==> flow/design.v <==
`timescale 1ns / 1ps
module startup_controller(
	input clk,
	input rst,
	input start,
	input stop,
	output reg mcu_pwr,
	output reg is_sending,
	output reg ready
);
reg is_pulling_low, is_waiting_for_clock, is_waiting_for_bkgd_stable;
reg [15:0] timer;
always @(posedge clk) begin
	if (rst || stop) begin  
		is_pulling_low <= 0;
		is_waiting_for_clock <= 0;
		is_waiting_for_bkgd_stable <= 0;
		is_sending <= 0;
		mcu_pwr <= 0;
		ready <= 1;
	end else if (start) begin
		is_pulling_low <= 1;
		is_sending <= 1;
		timer <= 250;  
		ready <= 0;
	end else if (is_pulling_low) begin
		if (timer == 0) begin
			mcu_pwr <= 1;
			is_pulling_low <= 0;
			is_waiting_for_clock <= 1;
			timer <= 1200;  
		end else begin
			timer <= timer - 1;
		end
	end else if (is_waiting_for_clock) begin
		if (timer == 0) begin
			is_sending <= 0;  
			is_waiting_for_clock <= 0;
			is_waiting_for_bkgd_stable <= 1;
			timer <= 500;  
		end else begin
			timer <= timer - 1;
		end
	end else if (is_waiting_for_bkgd_stable) begin
		if (timer == 0) begin
			is_waiting_for_bkgd_stable <= 0;
			ready <= 1;
		end else begin
			timer <= timer - 1;
		end
	end
end
endmodule
`timescale 1ns / 1ps
module sync_controller(
	input clk,
	input rst,
	input bkgd_in,
	output is_sending,
	input start_sync,
	output [31:0] sync_length,
	output sync_length_is_ready,
	output reg ready,
	output [4:0] debug
);
parameter HIGHTIME = 32'd6500;  
reg [2:0] state;
reg [31:0] sync_count;
assign debug = {2'd0, state};
assign is_sending = state == 1;
assign sync_length = sync_count;
assign sync_length_is_ready = (state != 1) && (state != 4);
always @(posedge clk) begin
	sync_count <= sync_count;
	if (rst) begin
		state <= 0;
		sync_count <= HIGHTIME;  
		ready <= 0;
	end else if (start_sync) begin
		state <= 1;
		sync_count <= HIGHTIME;
		ready <= 0;
	end else if (state == 1) begin
		if (sync_count == 0) begin
			state <= 2;
			sync_count <= 8'h0f;
		end else begin
			sync_count <= sync_count - 1;
		end
	end else if (state == 2) begin
		if (sync_count == 0) begin
			state <= 3;
		end else begin
			sync_count <= sync_count - 1;
		end
	end else if (state == 3) begin
		if (bkgd_in == 0) begin
			state <= 4;
		end
	end else if (state == 4) begin
		if (bkgd_in == 1) begin
			state <= 0;
			ready <= 1;
		end else begin
			sync_count <= sync_count + 1;
		end
	end
end
endmodule
`timescale 1ns / 1ps
module bdc_clk_pulse_generator(
	input clk,
	input rst,
	output bdc_clk_pulse,
	input [31:0] sync_length,
	input set_sync_length
);
reg [15:0] counter;
reg [31:0] target_time;  
reg [31:0] residual;
assign bdc_clk_pulse = counter == 0;
always @(posedge clk) begin
	if (rst) begin
		counter <= 0;
		target_time <= 0;
		residual <= 0;
	end else if (set_sync_length) begin
		target_time <= sync_length;
		residual <= sync_length;
	end else if (counter > residual[31:7]) begin
		counter <= 0;
		residual <= residual[6:0] + target_time;
	end else begin
		counter <= counter + 1;
	end
end
endmodule
`timescale 1ns / 1ps
module bdc_interface(
	input clk,
	input rst,
	output reg is_sending,
	input bkgd_in,
	input tgt_clk_pulse,
	input [7:0] data_in,
	input send_data,
	output reg [7:0] data_out,
	input read_data,
	output ready
);
reg [3:0] state;
reg [7:0] tgt_clk_timer;
reg [7:0] data;
reg [3:0] bitsleft;
assign ready = state == 0 && !read_data && !send_data;
always @(posedge clk) begin
	if (rst) begin
		state <= 0;
		tgt_clk_timer <= 0;
		is_sending <= 0;
	end else if (tgt_clk_timer > 0) begin
		if (tgt_clk_pulse) begin
			tgt_clk_timer <= tgt_clk_timer - 1;
		end
	end else begin
		case (state)
		0: begin
			if (send_data) begin
				state <= 1;
				data <= data_in;
				bitsleft <= 8;
			end else if (read_data) begin
				state <= 3;
				bitsleft <= 8;
			end
		end
		1: begin
			if (bitsleft > 0) begin
				state <= 2;
				is_sending <= 1;
				if (data[7]) begin
					tgt_clk_timer <= 4;
				end else begin
					tgt_clk_timer <= 14;
				end
			end else begin
				state <= 0;
			end
		end
		2: begin
			is_sending <= 0;
			if (data[7]) begin
				tgt_clk_timer <= 14;
			end else begin
				tgt_clk_timer <= 4;
			end
			state <= 1;
			bitsleft <= bitsleft - 1;
			data <= {data[6:0], 1'd0};
		end
		3: begin
			if (bitsleft > 0) begin
				is_sending <= 1;
				tgt_clk_timer <= 3;
				state <= 4;
			end else begin
				data_out <= data;
				state <= 0;
			end
		end
		4: begin
			is_sending <= 0;
			tgt_clk_timer <= 7;
			state <= 5;
		end
		5: begin
			data <= {data[6:0], bkgd_in};
			bitsleft <= bitsleft - 1;
			tgt_clk_timer <= 6;
			state <= 3;
		end
		endcase
	end
end
endmodule
`timescale 1ns / 1ps
module bdm(
	input clk,
	input rst,
	input bkgd_in,
	output bkgd_out,
	output bkgd_is_high_z,
	output mcu_pwr,
	output mcu_vpp,
	input do_read,
	input do_write,
	input do_start_mcu,
	input do_stop_mcu,
	input do_delay,
	input do_echo_test,
	input do_enable_vpp,
	input do_disable_vpp,
	input do_echo_sync_value,
	input do_resync,
	input [7:0] data_in,
	output [7:0] data_out,
	output ready,
	output reg valid,
	output [3:0] debug
);
reg [7:0] echo_data;
wire [31:0] sync_count;
wire sync_is_sending;
wire [4:0] sync_debug;
reg sync_start;
wire sync_ready;
wire startup_start;
reg startup_stop;
wire startup_is_sending, startup_ready;
wire bdc_is_sending, bdc_ready;
wire [7:0] bdc_data_out;
wire bdc_read_data, bdc_send_data;
wire hold_commands_in_reset;
assign hold_commands_in_reset = 1'd0;  
wire bdc_clk_pulse;
reg [3:0] state;
reg [7:0] delay_counter;
startup_controller startup_controller(
	.clk(clk),
	.rst(rst || hold_commands_in_reset),
	.start(startup_start),
	.stop(startup_stop),
	.mcu_pwr(mcu_pwr),
	.is_sending(startup_is_sending),
	.ready(startup_ready)
);
sync_controller sync_controller(
	.clk(clk),
	.rst(rst || hold_commands_in_reset || do_stop_mcu || do_resync),
	.bkgd_in(bkgd_in),
	.is_sending(sync_is_sending),
	.start_sync(sync_start),
	.sync_length(sync_count),
	.sync_length_is_ready(),
	.ready(sync_ready),
	.debug(sync_debug)
);
reg set_bdc_pulse_gen;
bdc_clk_pulse_generator bdc_clk_pulse_generator(
	.clk(clk),
	.rst(rst || hold_commands_in_reset),
	.bdc_clk_pulse(bdc_clk_pulse),
	.sync_length(sync_count),
	.set_sync_length(set_bdc_pulse_gen)
);
bdc_interface bdc_interface(
	.clk(clk),
	.rst(rst || hold_commands_in_reset),
	.is_sending(bdc_is_sending),
	.bkgd_in(bkgd_in),
	.tgt_clk_pulse(bdc_clk_pulse),
	.data_in(data_in),
	.send_data(bdc_send_data),
	.data_out(bdc_data_out),
	.read_data(bdc_read_data),
	.ready(bdc_ready)
);
assign debug = sync_debug; 
assign bkgd_out = 1'd0;
assign bkgd_is_high_z =
	(state == 1 && startup_is_sending) ? 1'd0 :
	(state == 2 && sync_is_sending) ? 1'd0 :
	(state == 3 && bdc_is_sending) ? 1'd0 :
	(state == 4 && bdc_is_sending) ? 1'd0 :
	1'd1;
assign startup_start = state == 0 && do_start_mcu;
assign bdc_read_data = state == 0 && do_read;
assign bdc_send_data = state == 0 && do_write;
assign data_out =
	state == 5 ? echo_data :
	state == 7 ? sync_count[15:8] :
	state == 8 ? sync_count[7:0] :
	bdc_data_out;
assign ready = state == 0 && !do_start_mcu && !do_stop_mcu && !do_read && !do_write && !do_delay && !do_echo_test && !do_echo_sync_value && !do_resync;
reg vpp_enabled;
assign mcu_vpp = vpp_enabled;
always @(posedge clk) begin
	startup_stop <= 0;
	sync_start <= 0;
	set_bdc_pulse_gen <= 0;
	valid <= 0;
	if (rst) begin
		state <= 0;
		vpp_enabled <= 0;
	end else if (state == 0) begin
		if (do_start_mcu) begin
			state <= 1;
		end else if (do_stop_mcu) begin
			startup_stop <= 1;
		end else if (do_read) begin
			state <= 3;
		end else if (do_write) begin
			state <= 4;
		end else if (do_delay) begin
			state <= 6;
			delay_counter <= {data_in, 4'd0};
		end else if (do_echo_test) begin
			state <= 5;
			echo_data <= data_in;
			valid <= 1;
		end else if (do_enable_vpp) begin
			vpp_enabled <= 1;
		end else if (do_disable_vpp) begin
			vpp_enabled <= 0;
		end else if (do_echo_sync_value) begin
			state <= 7;
			valid <= 1;
		end else if (do_resync) begin
			state <= 2;
			sync_start <= 1;
		end
	end else if (state == 1) begin
		if (startup_ready) begin
			state <= 2;
			sync_start <= 1;
		end
	end else if (state == 2) begin
		if (sync_ready) begin
			set_bdc_pulse_gen <= 1;
			state <= 0;
		end
	end else if (state == 3) begin
		if (bdc_ready) begin
			state <= 0;
			valid <= 1;
		end
	end else if (state == 4) begin
		if (bdc_ready) begin
			state <= 0;
		end
	end else if (state == 6) begin
		if (delay_counter == 0) begin
			state <= 0;
		end else begin
			delay_counter <= delay_counter - 1;
		end
	end else if (state == 5) begin
		state <= 0;
	end else if (state == 7) begin
		state <= 8;
		valid <= 1;
	end else if (state == 8) begin
		state <= 0;
	end
end
endmodule
# Reports on bdm
# What the tools print for bdm, step after step.
# Lines are those of the file above, counted from 1.
# Operators carry their Yosys type and port widths (W data, S select, Z words).
# Library cell names are shortened.
# Not given: -
[design] design="bdm" clock_port="clk" cell_library="sky130hd" corner="tt_025C_1v80"

# Word-level counts
# Yosys after proc, flatten, opt, wreduce and memory -nomap, before mapping. Memory bits, and registers merged into a memory's read port (data or address), are not among the register bits. Print and check cells are not counted. Equal cells are merged and count once.
[bits] out_inout_bits=18 regBits=196 word_cells=327
[classes] eq_ne=54 n_logic=17 addsub=8 n_mux=137 n_reduce_logical=80 n_cmp=3
[op_table] op="$mux W32" n=9
[op_table] op="$mux W8" n=20
[op_table] op="$mux W4" n=29
[op_table] op="$mux W16" n=7
[op_table] op="$mux W1" n=57
[op_table] op="$pmux W8 S5" n=1
[op_table] op="$ne A2 B2 Y1 const B" n=17
[op_table] op="$logic_not A16 Y1" n=2
[op_table] op="$add A32 B1 Y32 const B" n=1
[op_table] op="$sub A32 B1 Y32 const B" n=1
[op_table] op="$logic_not A32 Y1" n=1
[op_table] op="$add A7 B32 Y32" n=1
[op_table] op="$mux W3" n=9
[op_table] op="$gt A16 B25 Y1" n=1
[op_table] op="$eq A4 B3 Y1 const B" n=6
[op_table] op="$reduce_and A4 Y1" n=6
[op_table] op="$reduce_and A8 Y1" n=3
[op_table] op="$pmux W8 S3" n=1
[op_table] op="$pmux W4 S6" n=1
[op_table] op="$reduce_and A3 Y1" n=6
[op_table] op="$logic_and A1 B1 Y1" n=17
[op_table] op="$not A1 Y1" n=17
[op_table] op="$add A16 B1 Y16 const B" n=1
[op_table] op="$sub A16 B1 Y16 const B" n=1
[op_table] op="$eq A4 B2 Y1 const B" n=4
[op_table] op="$sub A8 B1 Y8 const B" n=2
[op_table] op="$reduce_and A5 Y1" n=3
[op_table] op="$reduce_bool A2 Y1" n=7
# Other operator kinds: 35; their cells: 68.

# Depth
# Depth = most cells in a row (Yosys ltp): at word level without a register or memory, in the mapped netlist without a sequential cell, where the memories' decode and read muxes count.
[depth] depth_word=11 abc_area=0 ltp_mapped=11

# After synthesis
# The flow's flattened synthesis, as Yosys stat reports it; memories are mapped. The netlist is that of the ABC_AREA named above (0 if unset); the other value can give another one.
[by_type] cell_type="dfxtp_1" n=151
[by_type] cell_type="edfxtp_1" n=52
[by_type] cell_type="nor2_1" n=147
[by_type] cell_type="nand2_1" n=132
[by_type] cell_type="ha_1" n=34
[by_type] cell_type="a21oi_1" n=76
[by_type] cell_type="o21ai_0" n=74
[by_type] cell_type="xor2_1" n=42
[by_type] cell_type="mux2i_1" n=34
[by_type] cell_type="clkbuf_1" n=88
[by_type] cell_type="xnor2_1" n=36
[by_type] cell_type="nand3_1" n=62
[by_type] cell_type="nor3_1" n=52
[by_type] cell_type="nor4_1" n=37
[by_type] cell_type="nand4_1" n=33
[by_type] cell_type="inv_1" n=45
[by_type] cell_type="and3_1" n=20
[by_type] cell_type="and4_1" n=14
# Other cell types: 62; their cells: 280.
[mapped] yosys_area_um2=11808.8 ff_cells=203 cells=1409 buffers=104
# The figures by module come from a second, unflattened synthesis with its own total; it is not the netlist above.
[unflattened] hier_cells=1418 hier_area_um2=12353.1
# Rows give one instance, submodules left out.
[modules] module="bdc_clk_pulse_generator" n_inst=1 n_cells=537 seq_area_um2=1601.5 area_um2=4540.6
[modules] module="sync_controller" n_inst=1 n_cells=448 seq_area_um2=720.7 area_um2=3334.4
[modules] module="bdc_interface" n_inst=1 n_cells=149 seq_area_um2=900.9 area_um2=1645.3
[modules] module="bdm" n_inst=1 n_cells=173 seq_area_um2=760.7 area_um2=1596.5
[modules] module="startup_controller" n_inst=1 n_cells=111 seq_area_um2=600.6 area_um2=1236.2

# Worst setup path after synthesis
# Source: OpenSTA report_checks on the synthesized netlist (no wires, ideal clock, input and output delay 20% of the period each), path of least setup slack; recovery checks are left aside. Register names are those of the netlist, which keeps one name where synthesis merged equal registers.
[synth_path] path_kind="reg-to-reg" startpoint="register sync_controller.sync_count[0]" endpoint="register sync_controller.sync_count[11]" clock_period_ns=5.0 arrival_ns=3.024 path_delay_ns=3.146 path_slack_ns=1.854 path_stages=11 t_required_ns=4.878 period_less_setup_slack_ns=3.146
# "path_delay_ns" is the arrival time less input delay plus setup time.
# "path_stages" counts driving pins, that of a launching flip-flop among them; a cell with two outputs on the path counts twice.
# "period_less_setup_slack_ns" is the clock period less the worst setup slack; recovery checks do not enter. This is arithmetic on one report: input and output delays are still those of the set period (20% each).
# Between the ends stands the longest chain of elaborated cells between them, by number of cells; it is not shown to be the way that was timed. Of several equally long chains one is given.
# A line is the first line of the expression or statement that the cell stems from. Yosys adds cells for indexed reads and writes and turns some case tables into memories.
# A register here has more assigning lines than the two given.
[synth_via] cell_sequence="dfxtp_1 -> inv_1 -> ha_1 -> or4b_2 -> or4_1 -> buf_2 -> or4_4 -> buf_6 -> a31oi_4 -> o22ai_1 -> a221o_1" elab_chain_len=6
[synth_rtl] item="start: declaration" line=68 source="reg [31:0] sync_count;"
[synth_rtl] item="start: assignment" line=74 source="sync_count <= sync_count;"
[synth_rtl] item="start: assignment" line=88 source="sync_count <= sync_count - 1;"
[synth_rtl] item="$add A32 B1 Y32" line=105 source="sync_count <= sync_count + 1;"
[synth_rtl] item="$mux W32" line=101 source="if (bkgd_in == 1) begin"
[synth_rtl] item="$mux W32" line=100 source="end else if (state == 4) begin"
[synth_rtl] item="$mux W32" line=96 source="end else if (state == 3) begin"
[synth_rtl] item="$mux W32" line=90 source="end else if (state == 2) begin"
[synth_rtl] item="$mux W32" line=83 source="end else if (state == 1) begin"
[synth_rtl] item="end: assignment" line=74
[synth_rtl] item="end: assignment" line=88
[synth_rtl] item="end: declaration" line=68

# Path in the finished layout
# Path of least setup slack in the final report of run B (OpenROAD, finished layout, wires in). Where an end is a register, its clock arrival counts in the times.
[layout_path] path_kind="input-to-output" startpoint="input port do_write" endpoint="output port ready" t_required_ns=4.00 path_slack_ns=0.88 path_stages=5 clock_period_ns=5.0 in_delay_ns=1.00 arrival_ns=3.12
# Between the ends stands the longest chain of elaborated cells between them, by number of cells; it is not shown to be the way that was timed. Of several equally long chains one is given.
[layout_via] cell_sequence="clkdlybuf4s50_1 -> or2_2 -> or4_1 -> nor4_1 -> clkdlybuf4s50_1" elab_chain_len=6
[layout_rtl] item="start: declaration" line=236 source="input do_write,"
[layout_rtl] item="$logic_not A1 Y1" line=324 source="assign ready = state == 0 && !do_start_mcu && !do_stop_mcu && !do_read && !do_write && !do_delay && !do_echo_t ..."
[layout_rtl] item="$logic_and A1 B1 Y1 (5 in a row)" line=324
[layout_rtl] item="end: declaration" line=247 source="output ready,"

Subject: bdm on sky130hd, stored results

Hello all,

Measured results for bdm: 4 stored runs of the Yosys and OpenROAD flow on sky130hd. The settings differ; the order carries no meaning. The constraints put input and output delay at 20% of the set period each and load the outputs with 0.01 pF.
"achieved clock period" = clock period - worst setup slack. The figure is calculated, with input and output delays left at 20% of the set period.
"worst setup path time": the worst setup path's part of the clock period (all of it between registers, 20% less for each end at a port) less its slack. A launch clock that arrives late makes it longer, a capture clock that arrives late makes it shorter.
[run A] settings: ABC_AREA=0, CAP_MARGIN=5, CELL_PAD_IN_SITES_GLOBAL_PLACEMENT=3, CORE_ASPECT_RATIO=0.83, CORE_MARGIN=5, CORE_UTILIZATION=51, HOLD_SLACK_MARGIN=0.25, MAX_ROUTING_LAYER=met4, MIN_ROUTING_LAYER=met2, PLACE_DENSITY=0.53, SLEW_MARGIN=5, period_ns=5.78
[run A] result: did not finish, placement stopped with GPL-0301
[run B] settings: ABC_AREA=0, CELL_PAD_IN_SITES_GLOBAL_PLACEMENT=3, CORE_MARGIN=6, period_ns=5.0, CAP_MARGIN=20, CORE_UTILIZATION=40, SLEW_MARGIN=20
[run B] result: chip area after synthesis (Yosys) 11808.8 µm², die area 33789.8 µm², utilization 0.46, worst setup slack after layout 0.879 ns, worst hold slack 0.450 ns, achieved clock period 4.121 ns, worst setup path time 2.12 ns, worst setup path kind input-to-output
[run C] settings: ABC_AREA=1, CAP_MARGIN=20, CELL_PAD_IN_SITES_DETAIL_PLACEMENT=2, CELL_PAD_IN_SITES_GLOBAL_PLACEMENT=2, CORE_UTILIZATION=51, CTS_CLUSTER_DIAMETER=212, CTS_CLUSTER_SIZE=91, GPL_ROUTABILITY_DRIVEN=0, GPL_TIMING_DRIVEN=0, PLACE_DENSITY_LB_ADDON=0.24, SETUP_SLACK_MARGIN=1.45, SLEW_MARGIN=10, period_ns=6.91, CORE_MARGIN=2
[run C] result: did not finish, placement stopped with FLW-0024
[run D] settings: CELL_PAD_IN_SITES_DETAIL_PLACEMENT=0, CORE_ASPECT_RATIO=0.78, CORE_UTILIZATION=18, MAX_ROUTING_LAYER=met5, MIN_ROUTING_LAYER=met2, PLACE_DENSITY_LB_ADDON=0.2, SETUP_SLACK_MARGIN=0.94, SLEW_MARGIN=0, period_ns=4.89, CAP_MARGIN=20, CORE_MARGIN=2
[run D] result: chip area after synthesis (Yosys) 11808.8 µm², die area 67685.2 µm², utilization 0.217, worst setup slack after layout 1.084 ns, worst hold slack 0.447 ns, achieved clock period 3.806 ns, worst setup path time 1.85 ns, worst setup path kind input-to-output

Thanks
